==> flow/design.v <==
`timescale 1ns/10ps
module  CONV(
	input	wire				clk,
	input	wire				reset,
	output reg 				busy,	
	input	wire				ready,	
	output reg [11:0]	iaddr,
	input	wire [19:0] idata, 		 
	output reg	 			cwr,
	output reg [11:0]	caddr_wr,
	output reg [19:0]	cdata_wr,  
	output reg	 			crd,
	output reg [11:0]	caddr_rd, 
	input	wire [19:0]	cdata_rd,  
	output reg [2:0] 	csel	 
);
	localparam [19:0] KERNEL_0_0 = 20'h0A89E;
	localparam [19:0] KERNEL_0_1 = 20'h092D5;
	localparam [19:0] KERNEL_0_2 = 20'h06D43;
	localparam [19:0] KERNEL_0_3 = 20'h01004;
	localparam [19:0] KERNEL_0_4 = 20'hF8F71;
	localparam [19:0] KERNEL_0_5 = 20'hF6E54;
	localparam [19:0] KERNEL_0_6 = 20'hFA6D7;
	localparam [19:0] KERNEL_0_7 = 20'hFC834;
	localparam [19:0] KERNEL_0_8 = 20'hFAC19;
	localparam [19:0] KERNEL_1_0 = 20'hFDB55;
	localparam [19:0] KERNEL_1_1 = 20'h02992;
	localparam [19:0] KERNEL_1_2 = 20'hFC994;
	localparam [19:0] KERNEL_1_3 = 20'h050FD;
	localparam [19:0] KERNEL_1_4 = 20'h02F20;
	localparam [19:0] KERNEL_1_5 = 20'h0202D;
	localparam [19:0] KERNEL_1_6 = 20'h03BD7;
	localparam [19:0] KERNEL_1_7 = 20'hFD369;
	localparam [19:0] KERNEL_1_8 = 20'h05E68;
	parameter [19:0] BIAS_0 = 20'h01310;
	parameter [19:0] BIAS_1 = 20'hF7295;
	reg [20:0] 	ma;
	reg [19:0]	mb;
	reg  				me;
	wire [40:0] mo;
	wire 				mv;
	multi_div
	#(
	  .SIZE_A(21),
	  .SIZE_B(20),
	  .SIGNED(1),
	  .STEP_SIZE(1) 
	) multi_u1(
	  .clk(clk),.reset(reset),
	  .en(me),
	  .select(1'b0),
	  .a(ma),
	  .b(mb),
	  .P(mo),
	  .div_zero(),
	  .Valid(mv),
	  .Busy()
	);
	parameter LAYER_0 	= 0,
						LAYER_1_2 = 1,
						IDLE 			= 2;
	reg [1:0] 				state;
	reg 							IMG_S;
	reg [5:0] 				state_x,state_y;
	reg [3:0] 				state_step;
	reg [1:0] 				state_dx,state_dy;  
	reg signed [43:0] write_reg;
	always@(*)begin
		busy <= state==IDLE ? 0:1;
	end
	always @(posedge clk or posedge reset) begin
		if(reset)begin
			state <= IDLE;
			cwr <= 0;
			iaddr <= 0;
			csel <= 0;
			crd <= 0;
			caddr_rd <= 0;
			IMG_S <= 0;
			me<= 0;
			write_reg <= 0;
			state_step <= 0;
			{state_y,state_x} 	<= 0;
			{state_dx,state_dy} <= 0;
		end else begin
			case(state)
				LAYER_0:begin	
					case(state_step)
						0:begin
							if( $signed(state_x+state_dx-1) < 0 || $signed(state_x+state_dx-1) > 63 
								|| $signed(state_y+state_dy-1) < 0 || $signed(state_y+state_dy-1) > 63)begin
								iaddr <= 0;	
								state_step <= 3;
							end else begin
								iaddr[11:6] 	<= state_y + state_dy - 1;
								iaddr[5:0] 	<= state_x + state_dx - 1;
								state_step <= state_step + 1;
							end
						end
						1:begin
							me <= 1;
							ma <= idata;
							if(IMG_S==0)begin
								case({state_dy,state_dx})
									{2'd0,2'd0}: mb <= KERNEL_0_0;
									{2'd0,2'd1}: mb <= KERNEL_0_1;
									{2'd0,2'd2}: mb <= KERNEL_0_2;
									{2'd1,2'd0}: mb <= KERNEL_0_3;
									{2'd1,2'd1}: mb <= KERNEL_0_4;
									{2'd1,2'd2}: mb <= KERNEL_0_5;
									{2'd2,2'd0}: mb <= KERNEL_0_6;
									{2'd2,2'd1}: mb <= KERNEL_0_7;
									{2'd2,2'd2}: mb <= KERNEL_0_8;
									default mb <= 0;
								endcase
							end
							else begin
								case({state_dy,state_dx})
									{2'd0,2'd0}: mb <= KERNEL_1_0;
									{2'd0,2'd1}: mb <= KERNEL_1_1;
									{2'd0,2'd2}: mb <= KERNEL_1_2;
									{2'd1,2'd0}: mb <= KERNEL_1_3;
									{2'd1,2'd1}: mb <= KERNEL_1_4;
									{2'd1,2'd2}: mb <= KERNEL_1_5;
									{2'd2,2'd0}: mb <= KERNEL_1_6;
									{2'd2,2'd1}: mb <= KERNEL_1_7;
									{2'd2,2'd2}: mb <= KERNEL_1_8;
									default mb <= 0;
								endcase
							end
							state_step <= state_step + 1;
						end
						2:begin
							me <= 0;
							if(mv)begin  
								write_reg <= $signed(write_reg) + $signed(mo); 
								state_step <= state_step + 1;
							end
							else state_step <= state_step;
						end
						3:begin
							if(state_dy == 2 && state_dx == 2)begin
								{state_dx,state_dy} <= 0;
								state_step <= state_step + 1;
								if(IMG_S) write_reg <= $signed(write_reg) + ($signed(BIAS_1)<<16);
								else write_reg <= $signed(write_reg) + ($signed(BIAS_0)<<16);
							end else if(state_dx == 2)begin
								state_dx <= 0;
								state_dy <= state_dy + 1;
								state_step <= 0;
							end else begin
								state_dx <= state_dx + 1;
								state_step <= 0;
							end
						end
						4:begin
								cwr <= 1;
								csel <= IMG_S ? 2:1;
								state_step <= state_step + 1;
								caddr_wr <= {state_y,state_x};
								cdata_wr <= (write_reg < 0) ? 0 :  ((write_reg>>16)+write_reg[15]) ;  
						end
						5:begin
							cwr <= 0;
							if(state_y == 63 && state_x == 63)begin
								if(IMG_S)begin
									state <= LAYER_1_2;
									IMG_S <= 0;
								end else begin
									IMG_S <= 1;
								end 	
								state_x <= 0;
								state_y <= 0;
							end 
							else if(state_x == 63)begin
								state_x <= 0;
								state_y <= state_y + 1; 
							end 
							else begin
								state_x <= state_x + 1;
							end
							state_dx <= 0;
							state_dy <= 0;
							state_step <= 0;
							write_reg <= 0;
						end
					endcase
				end 
				LAYER_1_2:begin
					case(state_step)
						0:begin
							csel <= IMG_S ? 2 : 1;
							cwr <= 0;
							crd <= 1;
							caddr_rd[11-:5] <= state_y; 
							caddr_rd[5-:5]  <= state_x; 
							caddr_rd[6] <= 0;
							caddr_rd[0] <= 0;
							state_step <= state_step + 1;
						end
						1:begin
							caddr_rd[6] <= 0;
							caddr_rd[0] <= 1;
							write_reg <= 	cdata_rd;			
							state_step <= state_step + 1;
						end
						2:begin
							caddr_rd[6] <= 1;
							caddr_rd[0] <= 0;
							write_reg <= (write_reg > cdata_rd) ? write_reg : cdata_rd;			
							state_step <= state_step + 1;
						end
						3:begin
							caddr_rd[6] <= 1;
							caddr_rd[0] <= 1;
							write_reg <= (write_reg > cdata_rd) ? write_reg : cdata_rd;			
							state_step <= state_step + 1;
						end
						4:begin
							crd <= 0;
							cwr <= 1;
							csel <= IMG_S ? 4 : 3;
							caddr_wr <= {2'b00,state_y[4:0],state_x[4:0]};
							cdata_wr <= (write_reg > cdata_rd) ? write_reg : cdata_rd;			
							state_step <= state_step + 1;
						end
						5:begin
							csel <= 5;
							if(IMG_S) caddr_wr <= {1'b0,state_y[4:0],state_x[4:0],1'b1};
							else caddr_wr <= {1'b0,state_y[4:0],state_x[4:0],1'b0};
							state_step <= state_step + 1;
						end
						6:begin
							cwr <= 0;
							if(state_y==31 && state_x==31)begin
								if(IMG_S)begin
									state <= IDLE;
									IMG_S <= 0;
								end else begin
									IMG_S <= 1;
								end
								state_x <= 0;
								state_y <= 0;
							end
							else if(state_x == 31)begin
								state_y <= state_y + 1;
								state_x <= 0;
							end else begin
								state_x <= state_x + 1;
							end
							state_step <= 0;
						end
					endcase
				end
				IDLE:begin
					if(ready)begin
						state <= LAYER_0;
					end
					cwr <= 0;
					IMG_S <= 0;
					me <= 0;
					write_reg <= 0;
					state_step <= 0;
					{state_y,state_x} 	<= 0;
					{state_dx,state_dy} <= 0;
				end
			endcase
		end
	end
endmodule
module multi_div
#(
  parameter SIZE_A = 128,
  parameter SIZE_B = 64,
  parameter SIGNED = 0,
  parameter STEP_SIZE = 1 
)(
  input wire clk,reset,
  input wire en,
  input wire select,
  input wire [SIZE_A-1:0] a,
  input wire [SIZE_B-1:0] b,
  output reg [SIZE_A+SIZE_B-1:0] P,
  output reg div_zero,
  output reg Valid,
  output reg Busy
);
  parameter READ_IN       = 0,
            CALCULATE     = 1,
            PREPARE_DATA  = 2,
            DATA_OUT      = 3;
  reg [1:0] state;
  reg [9:0] state_counter;
  reg neg_signed;
  reg [SIZE_A-1:0] data_b;
  reg [SIZE_A+SIZE_B:0] r;   
  always@(*)begin
    Valid <= (state == DATA_OUT) ? 1'b1:1'b0;
    Busy  <= (state == CALCULATE || state == PREPARE_DATA) ? 1'b1:1'b0;
  end
  always@(posedge clk or posedge reset)begin
    if(reset)begin
      state <= READ_IN;
      state_counter <= 0;
    end else begin
      case(state)
        READ_IN   :begin
          if(en)begin
            if(select && b==0)begin
              state <= DATA_OUT;
              div_zero <= 1;
            end else begin
              state <= CALCULATE;
              div_zero <= 0;
            end 
            state_counter <= 0;
          end  
        end
        CALCULATE :begin
          if(state_counter == (SIZE_A/STEP_SIZE)-1)begin
            state <= PREPARE_DATA;
            state_counter <= 0;
          end
          else begin
            state_counter <= state_counter + 1;
          end
        end
        PREPARE_DATA:begin
          state <= DATA_OUT;
          state_counter <= 0;
        end
        DATA_OUT  :begin
          state <= READ_IN;
          state_counter <= 0;
        end
        default begin
          state <= READ_IN;
          state_counter <= 0;
        end
      endcase
    end
  end
  reg [SIZE_A-1:0] na;
  reg [SIZE_B-1:0] nb;
  reg in_select;
  integer i;
  always@(posedge clk or posedge reset)begin
    if(reset)begin
      r = 0;
      data_b = 0;
			P = 0;
      neg_signed = 0;
    end else begin
      case(state)
        READ_IN   :begin
          if(en)begin
            if(SIGNED)begin
              neg_signed = a[SIZE_A-1] ^ b[SIZE_B-1];
              na = a[SIZE_A-1] ? -a:a;
              nb = b[SIZE_B-1] ? -b:b;
            end
            else begin
              na = a;
              nb = b;
            end
            r = {na,1'b0,{SIZE_B{1'b0}}};
            data_b = nb;
            in_select = select;
          end  
        end
        CALCULATE :begin
          for(i=0;i<STEP_SIZE;i=i+1)begin 
          	r = r[SIZE_A+SIZE_B] ? ((r<<1)+data_b) : (r<<1);
          end
        end
        PREPARE_DATA:begin
          P = r[SIZE_A+SIZE_B-1:0];
          if(neg_signed)begin
            P = -P;
          end
        end
      endcase
    end
  end
endmodule
# ---- Step by step through the tools: CONV
# The steps from the RTL of CONV to its reports follow in flow order.
# Line numbers count from 1 in the design file above.
# Operators: Yosys type, input widths -> output width; for muxes data width and select width s.
# Cell names lack the library's common part.
# Not given: -
dict set report design {
  design {CONV}
  clock_port {clk}
  cell_library {sky130hd}
  pvt_corner {tt_025C_1v80}
}

# ---- Word level
# Yosys after proc, flatten, opt, wreduce and memory -nomap, before mapping. Memory bits, and registers merged into a memory's read port (data or address), are not among the register bits. Print and check cells are not counted.
# Memory sizes are those after Yosys's memory passes, which may raise the word count (mostly to a power of two), join words into wider ones and drop unused or constant bits.
dict set report classes {
  addsub 17
  compare 6
  equal 45
  mux 86
  logic 1
  reduce_and_logical 50
}
# cell n
set op_table {}
lappend op_table {{$pmux 44 s3} 2}
lappend op_table {{$mux 44} 4}
lappend op_table {{$mux 20} 5}
lappend op_table {{$pmux 44 s2} 1}
lappend op_table {{$pmux 42 s2} 1}
lappend op_table {{$mux 6} 14}
lappend op_table {{$mux 42} 2}
lappend op_table {{$lt 32x1->1 const B} 2}
lappend op_table {{$gt 32x7->1 const B} 2}
lappend op_table {{$pmux 12 s2} 2}
lappend op_table {{$lt 44x1->1 const B} 1}
lappend op_table {{$gt 44x20->1} 1}
lappend op_table {{$add 44x30->44 const B} 1}
lappend op_table {{$add 44x33->44 const B} 1}
lappend op_table {{$add 44x41->44} 1}
lappend op_table {{$add 42x20->42} 1}
lappend op_table {{$neg 41->41} 1}
lappend op_table {{$mux 41} 1}
lappend op_table {{$pmux 20 s2} 1}
lappend op_table {{$pmux 6 s3} 2}
lappend op_table {{$pmux 10 s3} 1}
lappend op_table {{$mux 2} 14}
lappend op_table {{$ne 3x3->1 const B} 9}
lappend op_table {{$ne 2x2->1 const B} 10}
lappend op_table {{$reduce_and 2->1} 10}
lappend op_table {{$add 20x1->20} 1}
lappend op_table {{$neg 20->20} 1}
lappend op_table {{$pmux 4 s5} 1}
# Other operator kinds: 49; their cells: 112.
dict set report word_totals {
  reg_bits 285
  romBits 640
  mem_count 2
  input_bits 43
  out_inout_bits 62
  wordCells 236
}
# name words word_bits read_ports write_ports line_no
set mem_list {}
lappend mem_list {{(name not given)} 16 20 1 0 104} ;# case({state_dy,state_dx})
lappend mem_list {{(name not given)} 16 20 1 0 118} ;# case({state_dy,state_dx})

# ---- Depth
# Longest topological path by Yosys (ltp), each cell counted once; first at word level (registers and memories cut), then after technology mapping (sequential cells cut; the memories' decode and read muxes count).
dict set report logic_depth {
  depth_word 9
  ABC_AREA 1
  depth_mapped 17
  depth_no_buf 17
}

# ---- Netlist
# Yosys stat after the flow's synthesis: flattened, memories mapped to cells. It holds for the ABC_AREA given above (unset counts as 0); a run with the other value may have another netlist.
# Totals and module areas in this step are rounded.
dict set report mapped {
  cell_count 3592
  yosys_area_um2 23000
  ffs 285
  buf_cells 103
}
# cell_type n area_total_um2
set types {}
lappend types {dfrtp_1 214 5.36E+03}
lappend types {nand2_1 1121 4.21E+03}
lappend types {edfxtp_1 69 2.07E+03}
lappend types {inv_1 463 1.74E+03}
lappend types {nand3_1 341 1.71E+03}
lappend types {ha_1 126 1.58E+03}
lappend types {nor2_1 390 1.46E+03}
lappend types {o21ai_0 225 1126.08}
lappend types {a21oi_1 156 780.749}
lappend types {xor2_1 65 569.296}
lappend types {nand4_1 63 394.128}
lappend types {nor3_1 61 305.293}
lappend types {clkbuf_1 61 228.97}
lappend types {a31oi_1 25 156.4}
lappend types {buf_2 28 140.134}
lappend types {o21bai_1 13 97.594}
lappend types {fa_1 4 80.077}
lappend types {nand3b_1 10 75.072}
# Not listed: further types 40, cells in them 157.

# ---- Timing after synthesis
# Path of least setup slack by OpenSTA after synthesis, without wires, with an ideal clock, recovery checks aside; 20% of the period is set as input and as output delay. Where synthesis merged equal registers, the netlist keeps one of their names.
dict set report synth_timing {
  path_kind {input-to-reg}
  startpoint {in reset}
  endpoint {reg caddr_wr[0]}
  tclk_ps 10000
  in_delay_ps 2000
  setup_time_ps 401
  t_first_pin_ps 2000
  arrival_time_ps 8402
  slack_ps 1197
  path_delay_ps 6803
  stages 3
  synth_period_reached_ps 8803
}
# "path_delay_ps" is the arrival time less input delay plus setup time.
# "stages": output pins that drive a net of the path, with the launching flip-flop's if there is one; two outputs of one cell count as two.
# "synth_period_reached_ps" is the clock period less the worst setup slack; recovery checks do not enter. This is arithmetic on one report: input and output delays are still those of the set period (20% each).
# Between the ends stands the longest chain of elaborated cells between them, by number of cells; it is not shown to be the way that was timed. Of several equally long chains one is given.
# A line is the first line of the expression or statement that the cell stems from. Yosys adds cells for indexed reads and writes and turns some case tables into memories.
# At most two assigning lines are given for a register; there are more.
dict set report synth_via {
  path_cell_list {inv_1 o21ai_0 a211oi_1}
  elab_chain_cells 2
}
# element line_no
set synth_lines {}
lappend synth_lines {{start, declared} 4} ;# input wire reset,
lappend synth_lines {{$not 1->1} -}
lappend synth_lines {{$reduce_and 4->1} -}
lappend synth_lines {{end, assigned} 160} ;# caddr_wr <= {state_y,state_x};
lappend synth_lines {{end, assigned} 223} ;# caddr_wr <= {2'b00,state_y[4:0],state_x[4:0]};
lappend synth_lines {{end, declared} 10} ;# output reg [11:0] caddr_wr,

# ---- Worst path after layout
# Path of least setup slack in the final report of entry A (OpenROAD, finished layout, wires in). Where an end is a register, its clock arrival counts in the times.
# The report prints the path's times to 10 ps; the period is as set.
dict set report layout_timing {
  path_kind {reg-to-reg}
  startpoint {reg state_dy[1]}
  endpoint {reg iaddr[0]}
  tclk_ps 5140
  setup_time_ps 110
  t_first_pin_ps 580
  arrival_time_ps 4450
  slack_ps 1160
  stages 16
}
# Between the ends stands the longest chain of elaborated cells between them, by number of cells; it is not shown to be the way that was timed. Of several equally long chains one is given.
# At most two assigning lines are given for a register; there are more.
dict set report layout_via {
  path_cell_list {dfrtp_1 clkbuf_1 inv_1 clkbuf_1 ha_1 inv_1 ha_1 fa_1 a21oi_1 nor2_1 nor2_1 a22oi_1 nand3_1 clkbuf_1 nor2_1 mux2_2}
  elab_chain_cells 6
}
# element line_no
set layout_lines {}
lappend layout_lines {{start, declared} 66} ;# reg [1:0] state_dx,state_dy;
lappend layout_lines {{start, assigned} 149} ;# state_dy <= state_dy + 1;
lappend layout_lines {{start, assigned} 183} ;# state_dy <= 0;
lappend layout_lines {{$add 6x2->7} 91} ;# || $signed(state_y+state_dy-1) < 0 || $signed(state_y+state_dy-1) > 63)begin
lappend layout_lines {{$sub 7x1->8} 91}
lappend layout_lines {{$lt 32x1->1} 91}
lappend layout_lines {{$logic_or 1x1->1 x2} 90} ;# if( $signed(state_x+state_dx-1) < 0 || $signed(state_x+state_dx-1) > 63
lappend layout_lines {{$mux 6} 90}
lappend layout_lines {{end, assigned} 92} ;# iaddr <= 0;
lappend layout_lines {{end, assigned} 96} ;# iaddr[5:0] <= state_x + state_dx - 1;
lappend layout_lines {{end, declared} 7} ;# output reg [11:0] iaddr,

# Settings and measured results of 4 stored flow runs for module CONV (sky130hd), not sorted in any way. The constraints put input and output delay at 20% of the set period each and load the outputs with 0.01 pF.
# "achieved_period_ps" = clock period - worst setup slack. The figure is calculated, with input and output delays left at 20% of the set period.
# "worst_path_ps" means the part of the period allowed to the worst setup path (the constraints hold back 20% at inputs and 20% at outputs) less its slack; where the path has registers, the arrival times of their clocks count too.
# "power_mw": no workload was simulated; the value follows from the tool's default switching activity.
# "worst_path_ps" is known to 10 ps.
# Measured values are rounded.
run="entry A" settings ABC_AREA=1 CELL_PAD_IN_SITES_DETAIL_PLACEMENT=2 CELL_PAD_IN_SITES_GLOBAL_PLACEMENT=0 CORE_ASPECT_RATIO=0.66 CORE_UTILIZATION=15 CTS_CLUSTER_DIAMETER=164 GPL_ROUTABILITY_DRIVEN=1 GPL_TIMING_DRIVEN=0 PLACE_DENSITY_LB_ADDON=0.22 SLEW_MARGIN=20 period_ns=5.14 CAP_MARGIN=20 CORE_MARGIN=2
run="entry A" results post_synth_area_um2=23000 design.die.area_um2=160000 cell_area_final_um2=28000 fin_util_pct=18 setup_ws_ps=1200 setup_tns_ps=0 hold_worst_slack_ps=480 power_mw=11 achieved_period_ps=3980 worst_path_ps=3980 timing.worst_path_kind="reg-to-reg"
run="entry B" settings ABC_AREA=0 CELL_PAD_IN_SITES_GLOBAL_PLACEMENT=1 CORE_ASPECT_RATIO=0.62 CORE_MARGIN=2 CORE_UTILIZATION=23 CTS_CLUSTER_DIAMETER=336 CTS_CLUSTER_SIZE=98 GPL_TIMING_DRIVEN=0 MAX_ROUTING_LAYER="met5" PLACE_DENSITY_LB_ADDON=0.03 SETUP_SLACK_MARGIN=0.94 SLEW_MARGIN=35 TNS_END_PERCENT=30 period_ns=4.9 CAP_MARGIN=20
run="entry B" results post_synth_area_um2=20000 design.die.area_um2=89000 cell_area_final_um2=23000 fin_util_pct=27 setup_ws_ps=950 setup_tns_ps=0 hold_worst_slack_ps=430 power_mw=8.3 achieved_period_ps=3954 worst_path_ps=3950 timing.worst_path_kind="reg-to-reg"
run="entry C" settings ABC_AREA=1 CELL_PAD_IN_SITES_GLOBAL_PLACEMENT=1 CORE_ASPECT_RATIO=0.82 CORE_MARGIN=5 CORE_UTILIZATION=23 CTS_CLUSTER_DIAMETER=336 CTS_CLUSTER_SIZE=98 GPL_TIMING_DRIVEN=0 MAX_ROUTING_LAYER="met5" PLACE_DENSITY_LB_ADDON=0.03 SLEW_MARGIN=10 TNS_END_PERCENT=30 period_ns=4.9 CAP_MARGIN=20
run="entry C" results post_synth_area_um2=23000 design.die.area_um2=110000 cell_area_final_um2=26000 fin_util_pct=26 setup_ws_ps=1100 setup_tns_ps=0 hold_worst_slack_ps=510 power_mw=10 achieved_period_ps=3788 worst_path_ps=3790 timing.worst_path_kind="reg-to-reg"
run="entry D" settings ABC_AREA=1 CELL_PAD_IN_SITES_GLOBAL_PLACEMENT=1 CORE_ASPECT_RATIO=0.82 CORE_MARGIN=7 CORE_UTILIZATION=42 CTS_CLUSTER_DIAMETER=349 CTS_CLUSTER_SIZE=98 GPL_TIMING_DRIVEN=0 MAX_ROUTING_LAYER="met5" PLACE_DENSITY_LB_ADDON=0.03 SLEW_MARGIN=10 TNS_END_PERCENT=30 period_ns=4.9 CAP_MARGIN=20
run="entry D" results post_synth_area_um2=23000 design.die.area_um2=62000 cell_area_final_um2=26000 fin_util_pct=47 setup_ws_ps=1100 setup_tns_ps=0 hold_worst_slack_ps=520 power_mw=9.9 achieved_period_ps=3782 worst_path_ps=3780 timing.worst_path_kind="reg-to-reg"
